==> flow/design.v <==
module alu #(
	parameter INST_W = 4,
	parameter INT_W  = 6,
	parameter FRAC_W = 10,
	parameter DATA_W = INT_W + FRAC_W
)(
	input                      i_clk,
	input                      i_rst_n,
	input                      i_in_valid,
	output                     o_busy,
	input         [INST_W-1:0] i_inst,
	input  signed [DATA_W-1:0] i_data_a,
	input  signed [DATA_W-1:0] i_data_b,
	output                     o_out_valid,
	output        [DATA_W-1:0] o_data
);
	localparam SIGN_ADD = 4'b0000;
	localparam SIGN_SUB = 4'b0001;
	localparam SIGN_MUL = 4'b0010;
	localparam SOFTPLUS = 4'b0100;
	localparam XOR      = 4'b0101;
	localparam ARS      = 4'b0110;  
	localparam LEFT_ROT = 4'b0111;
	localparam CNT_L0   = 4'b1000;  
	localparam REV_M4   = 4'b1001;  
	localparam INIT     = 4'b1010;  
	localparam SIGN_ACC_1 = 4'b0011;
	localparam SIGN_ACC_2 = 4'b1011;
	localparam VECT_W    = 20;
	localparam VECT_SIZE = 16;
	reg [INST_W - 1: 0] current_state;
	reg [INST_W - 1: 0] next_state;
	reg                        o_busy_r;
	reg                        o_out_valid_r;
	reg        [DATA_W - 1: 0] o_data_r;
	wire                       o_busy_w;
	reg                        o_out_valid_w;
	reg        [DATA_W - 1: 0] o_data_w;
	reg signed [VECT_W - 1: 0] data_acc_old [VECT_SIZE - 1: 0];
	reg signed [VECT_W - 1: 0] data_acc_new [VECT_SIZE - 1: 0];
	reg signed [VECT_W - 1: 0] data_acc_out;
	reg signed [DATA_W - 1: 0] i_data_a_r;
	reg signed [DATA_W - 1: 0] i_data_b_r;
	reg need_saturate;
	integer i;
	assign o_busy       = o_busy_r;
	assign o_out_valid  = o_out_valid_r;
	assign o_data       = o_data_r;
	assign o_busy_w     = i_in_valid || current_state != INIT;
	always @ (*)
	begin
		data_acc_out  = 0;
		need_saturate = 0;
		begin
			case (current_state)
				SIGN_ADD:
				begin
					o_out_valid_w = 1;
					o_data_w      = add(i_data_a_r, i_data_b_r);
				end
				SIGN_SUB:
				begin
					o_out_valid_w = 1;
					o_data_w      = sub(i_data_a_r, i_data_b_r);
				end
				SIGN_MUL:
				begin
					o_out_valid_w = 1;
					o_data_w      = mul(i_data_a_r, i_data_b_r);
				end
				SIGN_ACC_1:
				begin
					o_out_valid_w = 0;
					o_data_w      = 0;
				end
				SIGN_ACC_2:
				begin
					data_acc_out = data_acc_new[i_data_a_r[$clog2(VECT_SIZE) - 1: 0]];
					if (data_acc_out[VECT_W - 1])
					begin
						need_saturate = (data_acc_out[(VECT_W - 1) - 1-: (VECT_W - DATA_W)] != {{(VECT_W - DATA_W){1'b1}}});
					end
					else
					begin
						need_saturate = (data_acc_out[(VECT_W - 1) - 1-: (VECT_W - DATA_W)] != {{(VECT_W - DATA_W){1'b0}}});
					end
					o_out_valid_w = 1;
					o_data_w      = (need_saturate) ?
										sat(data_acc_out[VECT_W - 1]) :
										data_acc_out[DATA_W - 1: 0];
				end
				SOFTPLUS:
				begin
					o_out_valid_w = 1;
					o_data_w      = softplus(i_data_a_r);
				end
				XOR:
				begin
					o_out_valid_w = 1;
					o_data_w      = exor(i_data_a_r, i_data_b_r);
				end
				ARS:
				begin
					o_out_valid_w = 1;
					o_data_w      = ars(i_data_a_r, i_data_b_r);
				end
				LEFT_ROT:
				begin
					o_out_valid_w = 1;
					o_data_w      = left_rot(i_data_a_r, i_data_b_r);
				end
				CNT_L0:
				begin
					o_out_valid_w = 1;
					o_data_w      = cnt_l0(i_data_a_r);
				end
				REV_M4:
				begin
					o_out_valid_w = 1;
					o_data_w      = rev_m4(i_data_a_r, i_data_b_r);
				end
				default:
				begin
					o_out_valid_w = 0;
					o_data_w      = 0;
				end
			endcase
		end
	end
	always @ (posedge i_clk or negedge i_rst_n)
	begin
		if (!i_rst_n)
		begin
			i_data_a_r <= 0;
			i_data_b_r <= 0;
		end
		else
		begin
			if (i_in_valid)
			begin
				i_data_a_r <= i_data_a;
				i_data_b_r <= i_data_b;
			end
			else
			begin
				i_data_a_r <= i_data_a_r;
				i_data_b_r <= i_data_b_r;
			end
		end
	end
	always @ (posedge i_clk or negedge i_rst_n)
	begin
		if (!i_rst_n)
		begin
			o_busy_r <= 1;
		end
		else
		begin
			o_busy_r <= o_busy_w;
		end
	end
	always @ (posedge i_clk or negedge i_rst_n)
	begin
		if (!i_rst_n)
		begin
			o_out_valid_r <= 0;
		end
		else
		begin
			o_out_valid_r <= o_out_valid_w;
		end
	end
	always @ (posedge i_clk or negedge i_rst_n)
	begin
		if (!i_rst_n)
		begin
			for (i = 0; i < VECT_SIZE; i = i + 1)
			begin
				data_acc_new[i] <= 0;
			end
		end
		else
		begin
			for (i = 0; i < VECT_SIZE; i = i + 1)
			begin
				if (current_state == SIGN_ACC_1 && i == i_data_a_r)
				begin
					data_acc_new[i] <= data_acc_old[i] + i_data_b_r;
				end
				else
				begin
					data_acc_new[i] <= data_acc_new[i];
				end
			end
		end
	end
	always @ (posedge i_clk or negedge i_rst_n)
	begin
		if (!i_rst_n)
		begin
			for (i = 0; i < VECT_SIZE; i = i + 1)
			begin
				data_acc_old[i] <= 0;
			end
		end
		else if (current_state == SIGN_ACC_2)
		begin
			for (i = 0; i < VECT_SIZE; i = i + 1)
			begin
				data_acc_old[i] <= data_acc_new[i];
			end
		end
	end
	always @ (posedge i_clk or negedge i_rst_n)
	begin
		if (!i_rst_n)
		begin
			current_state <= INIT;
		end
		else
		begin
			current_state <= next_state;
		end
	end
	always @ (*)
	begin
		case (current_state)
			INIT:
			begin
				if (i_in_valid)
				begin
					case (i_inst)
						SIGN_ADD:   next_state = SIGN_ADD;    
						SIGN_SUB:   next_state = SIGN_SUB;    
						SIGN_MUL:   next_state = SIGN_MUL;    
						SIGN_ACC_1: next_state = SIGN_ACC_1;  
						SOFTPLUS:   next_state = SOFTPLUS;    
						XOR:        next_state = XOR;         
						ARS:        next_state = ARS;         
						LEFT_ROT:   next_state = LEFT_ROT;    
						CNT_L0:     next_state = CNT_L0;      
						REV_M4:     next_state = REV_M4;      
						default:    next_state = INIT;        
					endcase
				end
				else
				begin
					next_state = INIT;
				end
			end
			SIGN_ACC_1:
			begin
				next_state = SIGN_ACC_2;
			end
			default:  next_state = INIT;
		endcase
	end
	always @ (posedge i_clk or negedge i_rst_n)
	begin
		if (!i_rst_n)
		begin
			o_data_r <= 0;
		end
		else
		begin
			o_data_r <= o_data_w;
		end
	end
	function automatic signed [DATA_W - 1: 0] add;
		input signed [DATA_W - 1: 0] a;
		input signed [DATA_W - 1: 0] b;
		reg signed [DATA_W - 1: 0] sum;
		reg                        is_overflow;
		begin
			sum = a + b;
			is_overflow = (a[DATA_W - 1] & b[DATA_W - 1] & ~sum[DATA_W - 1]) || (~a[DATA_W - 1] & ~b[DATA_W - 1] & sum[DATA_W - 1]);
			add = (is_overflow) ? sat(!sum[DATA_W - 1]) : sum;
		end
	endfunction
	function automatic signed [DATA_W - 1: 0] sub;
		input signed [DATA_W - 1: 0] a;
		input signed [DATA_W - 1: 0] b;
		reg signed [DATA_W - 1: 0] diff;
		reg                        is_overflow;
		begin
			diff = a - b;
			is_overflow = (a[DATA_W - 1] & ~b[DATA_W - 1] & ~diff[DATA_W - 1]) || (~a[DATA_W - 1] & b[DATA_W - 1] & diff[DATA_W - 1]);
			sub = (is_overflow) ? sat(!diff[DATA_W - 1]) : diff;
		end
	endfunction
	function automatic signed [DATA_W - 1: 0] mul;
		input signed [DATA_W - 1: 0] a;
		input signed [DATA_W - 1: 0] b;
		reg [2 * DATA_W: 0] prod;
		reg                 is_overflow;
		reg                 is_signed;
		begin
			prod = a * b;
			prod = rnd(prod, 9);
			is_signed = prod[2 * DATA_W];
			if (is_signed)
			begin
				is_overflow = (prod[(2 * DATA_W) - 1-: INT_W + 1] != {{(INT_W + 1){1'b1}}});
			end
			else
			begin
				is_overflow = (prod[(2 * DATA_W) - 1-: INT_W + 1] != {{(INT_W + 1){1'b0}}});
			end
			mul = prod[((2 * DATA_W) - INT_W - 1)-: DATA_W];
			mul = (is_overflow) ? sat(is_signed) : mul;
		end
	endfunction
	function automatic signed [DATA_W - 1: 0] softplus;
		input signed [DATA_W - 1: 0] a;
		reg signed [2 * DATA_W: 0] frac;
		reg signed  [INT_W - 1: 0] a_int;
		begin
			a_int = a[(DATA_W - 1)-: INT_W];
			if (a_int >= 'sd2)  
			begin
				softplus = a;
			end
			else if (a_int < 'sd2 && a_int >= 'sd0)  
			begin
				frac = a << 1;
				frac = frac + 12'b1000_0000_0000;
				frac = frac[DATA_W - 1: 0] * 16'hAAAB;
				frac = rnd(frac, 16);
				frac = frac >> 17;
				softplus = frac[DATA_W - 1: 0];
			end
			else if (a_int < 'sd0 && a_int >= -'sd1)  
			begin
				frac = a + 12'b1000_0000_0000;
				frac = frac[DATA_W - 1: 0] * 16'hAAAB;
				frac = rnd(frac, 16);
				frac = frac >> 17;
				softplus = frac[DATA_W - 1: 0];
			end
			else if (a_int < -'sd1 && a_int >= -'sd2)  
			begin
				frac = a << 1;
				frac = frac[DATA_W - 1: 0] + 14'b01_0100_0000_0000;
				frac = frac[DATA_W - 1: 0] * 16'hE38F;
				frac = rnd(frac, 18);
				frac = frac >> 19;
				softplus = frac[DATA_W - 1: 0];
			end
			else if (a_int < -'sd2 && a_int >= -'sd3)  
			begin
				frac = a + 12'b1100_0000_0000;
				frac = frac[DATA_W - 1: 0] * 16'hE38F;
				frac = rnd(frac, 18);
				frac = frac >> 19;
				softplus = frac[DATA_W - 1: 0];
			end
			else  
			begin
				softplus = 0;
			end
		end
	endfunction
	function automatic signed [DATA_W - 1: 0] exor;
		input signed [DATA_W - 1: 0] a;
		input signed [DATA_W - 1: 0] b;
		begin
			exor = a ^ b;
		end
	endfunction
	function automatic signed [DATA_W - 1: 0] ars;
		input signed [DATA_W - 1: 0] a;
		input signed [DATA_W - 1: 0] b;
		begin
			ars = a >>> b;
		end
	endfunction
	function automatic [DATA_W - 1: 0] left_rot;
		input [DATA_W - 1: 0] a;
		input [DATA_W - 1: 0] b;
		begin
			left_rot = (a << b) | (a >> (DATA_W - b));
		end
	endfunction
	function automatic [DATA_W - 1: 0] cnt_l0;
		input [DATA_W - 1: 0] a;
		reg [$clog2(DATA_W): 0] leading_one;
		integer i;
		begin
			if (a == 0)
			begin
				cnt_l0 = DATA_W;
			end
			else
			begin
				leading_one = 0;
				for (i = DATA_W - 1; i > 0; i = i - 1)
				begin
					if (a[i] && i > leading_one)
					begin
						leading_one = i;
					end
				end
				cnt_l0 = DATA_W - 1 - leading_one;
			end
		end
	endfunction
	function automatic [DATA_W - 1: 0] rev_m4;
		input [DATA_W - 1: 0] a;
		input [DATA_W - 1: 0] b;
		integer i;
		begin
			for (i = 0; i < 13; i = i + 1)
			begin
				rev_m4[i] = (a[i+: 4] == b[(DATA_W - 1 - i)-: 4]);
			end
			rev_m4[DATA_W - 1-: 3] = 0;
		end
	endfunction
	function automatic signed [DATA_W - 1: 0] sat;
		input is_signed;
		begin
			sat = (is_signed) ? 16'b1000_0000_0000_0000 : 16'b0111_1111_1111_1111;
		end
	endfunction
	function automatic signed [2 * DATA_W: 0] rnd;
		input signed [2 * DATA_W: 0] a;
		input    [$clog2(DATA_W): 0] rounding_bit;
		begin
			rnd = (a[rounding_bit]) ? a + (1'b1 << rounding_bit) : a;
		end
	endfunction
endmodule
Tool chain data of alu
What the tools print for alu, step after step. Lines are those of the file above, counted from 1. Operators carry their Yosys type and port widths (W data, S select, Z words). Library cell names are shortened. Not given: -

Design top: alu. Clock: i_clk. Library: sky130hd. Timing corner: tt_025C_1v80.

Word-level counts
Source: Yosys, flattened and elaborated. Widths are those after wreduce. Registers that Yosys merges into a memory's read port (data or address) are not register bits. Print and check cells do not count. Memory sizes are those after Yosys's memory passes, which may raise the word count (mostly to a power of two), join words into wider ones and drop unused or constant bits.

For bits in registers the number is 694. For latch bits the number is 0. Under memory bits (writable) stands 0. The figure for bits in read-only memories is 64. Clocked read ports x word width: 0. For memory cells the number is 1. The entry for input bits reads 39. The figure for word-level cells is 288.

Memory list: (name not given) (depth 16, bits a word 4, read ports 1, wr ports 0, line 232) `case (i_inst)`.

Under add/subtract/negate cells stands 29. $mul: 5. Divide/modulo/power cells: 0. Magnitude comparators: 23. Under equality and inequality tests stands 57. For shift-type cells the number is 3. For mux-type cells the number is 74. The entry for bitwise logic cells reads 14. The entry for reduce/logical cells reads 44.

Operator list (number): $mul A16 B16 Y32 const B (4); $mul A16 B16 Y32 (1); $add A20 B16 Y20 (16); $pmux W20 S16 (1); $mux W5 (44); $mux W16 (12); $mux W33 (5); $pmux W16 S10 (1); $eq A5 B16 Y1 const A (8); $add A32 B17 Y33 const B (2); $add A32 B19 Y33 const B (2); $eq A4 B16 Y1 const A (4); $eq A4 B4 Y1 (13); $add A16 B12 Y16 const B (3); $eq A4 B4 Y1 const B (12); $gt A4 B5 Y1 const A (7); $logic_and A1 B1 Y1 (34); $add A32 B11 Y33 const B (1); $shr A16 B32 Y16 (1); $logic_not A16 Y1 (2); $eq A3 B16 Y1 const A (2); $eq A4 B3 Y1 const B (8); $mux W14 (2); $gt A3 B5 Y1 const A (4); $mux W20 (1); $sub A5 B16 Y17 const A (1); $add A16 B13 Y16 const B (1); $add A16 B16 Y16 (1).

Not listed: further kinds 29, cells in them 56.

Depth
Longest topological path by Yosys (ltp), each cell counted once; first at word level (registers and memories cut), then after technology mapping (sequential cells cut; the memories' decode and read muxes count).

For depth after elaboration the number is 76. Under ABC_AREA stands 0. Under mapped depth stands 34.

After synthesis
Source: synth_stat.txt of the flow (Yosys; design flattened, memories mapped). It holds for the ABC_AREA given above (unset counts as 0); a run with the other value may have another netlist.

Under mapped cells stands 8137. Chip area (Yosys): 0.0705314 mm2. The figure for area of sequential cells is 0.0173704 mm2. Mapped flip-flops: 694.

Cell types: dfrtp_1 (number 691, total area 1.73E+04 um2); ha_1 (number 883, total area 1.1E+04 um2); fa_1 (number 537, total area 1.08E+04 um2); nand2_1 (number 1673, total area 6.28E+03 um2); inv_1 (number 891, total area 3.34E+03 um2); o21ai_0 (number 527, total area 2637.53 um2); xnor2_1 (number 238, total area 2.08E+03 um2); a21oi_1 (number 353, total area 1.77E+03 um2); xor2_1 (number 199, total area 1.74E+03 um2); nor2_1 (number 343, total area 1.29E+03 um2); clkbuf_1 (number 274, total area 1.03E+03 um2); a21o_1 (number 119, total area 893.357 um2); nand3_1 (number 137, total area 685.658 um2); a22oi_1 (number 80, total area 600.576 um2); nor3_1 (number 106, total area 530.509 um2); o31ai_1 (number 63, total area 472.954 um2); mux2_2 (number 38, total area 427.91 um2); a31oi_1 (number 54, total area 337.824 um2).

Not listed: further types 97, cells in them 931.

Path before layout
Path of least setup slack by OpenSTA after synthesis, without wires, with an ideal clock, recovery checks aside; 20% of the period is set as input and as output delay. Where synthesis merged equal registers, the netlist keeps one of their names.

Kind: register -> register. Start point: register i_data_b_r[1]. End point: register o_data_r[14]. The entry for clock period reads 10.0 ns. Under setup time stands 0.129 ns. Under arrival stands 8.566 ns. For required time the number is 9.871 ns. The figure for slack is 1.305 ns. For path delay the number is 8.695 ns. The entry for stages on the path reads 33. For buffers on the path the number is 4. For synthesis period reached the number is 8.695 ns.

"path delay" is the arrival time less input delay plus setup time. "stages on the path": output pins that drive a net of the path, with the launching flip-flop's if there is one; two outputs of one cell count as two. "synthesis period reached" = period - worst setup slack (recovery checks aside). The figure is calculated, with input and output delays left at 20% of the set period. Between the ends stands the longest chain of elaborated cells between them, by number of cells; it is not shown to be the way that was timed. Of several equally long chains one is given. A line is the first line of the expression or statement that the cell stems from. Yosys adds cells for indexed reads and writes and turns some case tables into memories. A register here has more assigning lines than the two given.

Cells stage by stage: dfrtp_1 buf_4 inv_1 buf_1 buf_1 nor2_1 fa_1 inv_1 fa_1 inv_1 fa_1 inv_1 fa_1 inv_1 fa_1 inv_1 fa_1 inv_1 ha_1 buf_4 o21a_1 nor2_1 or4_4 o221ai_4 xor2_4 nand3_4 nor4_4 nand4_1 nor3_1 o211ai_1 a211o_1 a211oi_1 o21ai_1. The entry for cells in the longest elaborated chain reads 8. Under elaborated cells on any way between the ends stands 29. Under RTL lines with such cells stands 16. Those cells by class: 4 x add/sub; 1 x mul; 1 x eq/ne; 3 x shift; 10 x mux; 7 x logic; 3 x reduce/logical.

RTL lines, path post-synthesis: start: declaration (line 43) `reg signed [DATA_W - 1: 0] i_data_b_r;`; start: assignment (line 142) `i_data_b_r <= i_data_b;`; start: assignment (line 147) `i_data_b_r <= i_data_b_r;`; $mul A16 B16 Y32 (line 298) `prod = a * b;`; $add A32 B11 Y33 (line 429) `rnd = (a[rounding_bit]) ? a + (1'b1 << rounding_bit) : a;`; $mux W33 (line 429); $reduce_bool A7 Y1 (line 307) `is_overflow = (prod[(2 * DATA_W) - 1-: INT_W + 1] != {{(INT_W + 1){1'b0}}});`; $mux W1 (line 301) `if (is_signed)`; $mux W1 (line 55) `case (current_state)`; $mux W16 (line 310) `mul = (is_overflow) ? sat(is_signed) : mul;`; $pmux W16 S10 (line 55); end: assignment (line 262) `o_data_r <= 0;`; end: assignment (line 266) `o_data_r <= o_data_w;`; end: declaration (line 35) `reg [DATA_W - 1: 0] o_data_r;`.

Timing after layout
Path of least setup slack in the final report of job 2 (OpenROAD, finished layout, wires in). Where an end is a register, its clock arrival counts in the times.

Kind: register -> register. Start point: register i_data_a_r[7]. End point: register o_data_r[14]. The entry for clock period reads 9.32 ns. Under setup time stands 0.07 ns. Under arrival stands 8.12 ns. For required time the number is 9.92 ns. The figure for slack is 1.80 ns. The entry for stages on the path reads 29. For buffers on the path the number is 10.

A register here has more assigning lines than the two given.

Cells stage by stage: dfrtp_4 buf_12 buf_16 ha_4 fa_1 inv_1 fa_2 fa_2 fa_1 fa_1 inv_1 fa_1 ha_4 buf_4 and4_4 a221oi_4 buf_4 mux2i_1 nand4_1 buf_4 buf_4 buf_4 buf_4 buf_4 buf_4 a21oi_1 a211o_1 a211oi_2 o21ai_1.

RTL lines, path post-layout: start: declaration (line 42) `reg signed [DATA_W - 1: 0] i_data_a_r;`; start: assignment (line 141) `i_data_a_r <= i_data_a;`; start: assignment (line 146) `i_data_a_r <= i_data_a_r;`; end: assignment (line 262) `o_data_r <= 0;`; end: assignment (line 266) `o_data_r <= o_data_w;`; end: declaration (line 35) `reg [DATA_W - 1: 0] o_data_r;`.

Chain of elaborated cells between the ends: none given.

Settings and measured results of 6 stored flow runs for module alu (sky130hd), not sorted in any way. The constraints put input and output delay at 20% of the set period each and load the outputs with 0.01 pF. "achieved period" = clock period - worst setup slack. The figure is calculated, with input and output delays left at 20% of the set period. "critical setup path time" means the part of the period allowed to the worst setup path (the constraints hold back 20% at inputs and 20% at outputs) less its slack; where the path has registers, the arrival times of their clocks count too.

Job 1 has these settings: ABC_AREA 1; CELL_PAD_IN_SITES_DETAIL_PLACEMENT 1; CELL_PAD_IN_SITES_GLOBAL_PLACEMENT 2; CORE_ASPECT_RATIO 1.39; CORE_MARGIN 3; CORE_UTILIZATION 70; CTS_CLUSTER_DIAMETER 247; CTS_CLUSTER_SIZE 73; GPL_ROUTABILITY_DRIVEN 0; MIN_ROUTING_LAYER met2; PLACE_DENSITY 0.42; SETUP_SLACK_MARGIN 1.25; SLEW_MARGIN 30; TNS_END_PERCENT 85; period_ns 10.5; CAP_MARGIN 20. Outcome: unfinished; error GPL-0301 in placement.

Job 2 has these settings: CORE_UTILIZATION 45; SETUP_SLACK_MARGIN 2.7; period_ns 9.32; CAP_MARGIN 20; CORE_MARGIN 2; SLEW_MARGIN 20. The post-synthesis cell area reads 0.0705314 mm2. The area of the die stands at 0.15992 mm2. The utilization is 52.1 %. The smallest setup slack stands at 1.803 ns. The final setup TNS comes to 0.000 ns. The measured achieved period is 7.517 ns. The critical setup path time reads 7.52 ns. Critical path kind: register -> register.

Job 3 has these settings: CAP_MARGIN 35; CORE_ASPECT_RATIO 1.71; HOLD_SLACK_MARGIN 0.14; PLACE_DENSITY_LB_ADDON 0.17; SLEW_MARGIN 5; period_ns 10.0; CORE_MARGIN 2; CORE_UTILIZATION 40. The post-synthesis cell area reads 0.0705314 mm2. The area of the die stands at 0.179824 mm2. The utilization is 43.9 %. The smallest setup slack stands at 0.873 ns. The final setup TNS comes to 0.000 ns. The measured achieved period is 9.127 ns. The critical setup path time reads 9.13 ns. Critical path kind: register -> register.

Job 4 has these settings: CELL_PAD_IN_SITES_DETAIL_PLACEMENT 2; CELL_PAD_IN_SITES_GLOBAL_PLACEMENT 1; CORE_MARGIN 3; CORE_UTILIZATION 70; CTS_CLUSTER_DIAMETER 247; CTS_CLUSTER_SIZE 73; HOLD_SLACK_MARGIN 0.22; PLACE_DENSITY 0.42; SETUP_SLACK_MARGIN 1.25; period_ns 10.5; CAP_MARGIN 20; SLEW_MARGIN 20. Outcome: unfinished; error GPL-0301 in placement.

Job 5 has these settings: CORE_UTILIZATION 45; period_ns 6.75; CAP_MARGIN 20; CORE_MARGIN 2; SLEW_MARGIN 20. The post-synthesis cell area reads 0.0705314 mm2. The area of the die stands at 0.15992 mm2. The utilization is 54.3 %. The smallest setup slack stands at -0.714 ns. The final setup TNS comes to -8.754 ns. The measured achieved period is 7.464 ns. The critical setup path time reads 7.46 ns. Critical path kind: register -> register.

Job 6 has these settings: CAP_MARGIN 35; CELL_PAD_IN_SITES_GLOBAL_PLACEMENT 3; CORE_ASPECT_RATIO 1.71; CORE_UTILIZATION 25; CTS_CLUSTER_DIAMETER 376; HOLD_SLACK_MARGIN 0.14; PLACE_DENSITY_LB_ADDON 0.17; SLEW_MARGIN 5; period_ns 10.0; CORE_MARGIN 2. The post-synthesis cell area reads 0.0705314 mm2. The area of the die stands at 0.286545 mm2. The utilization is 28.2 %. The smallest setup slack stands at 0.640 ns. The final setup TNS comes to 0.000 ns. The measured achieved period is 9.360 ns. The critical setup path time reads 9.36 ns. Critical path kind: register -> register.
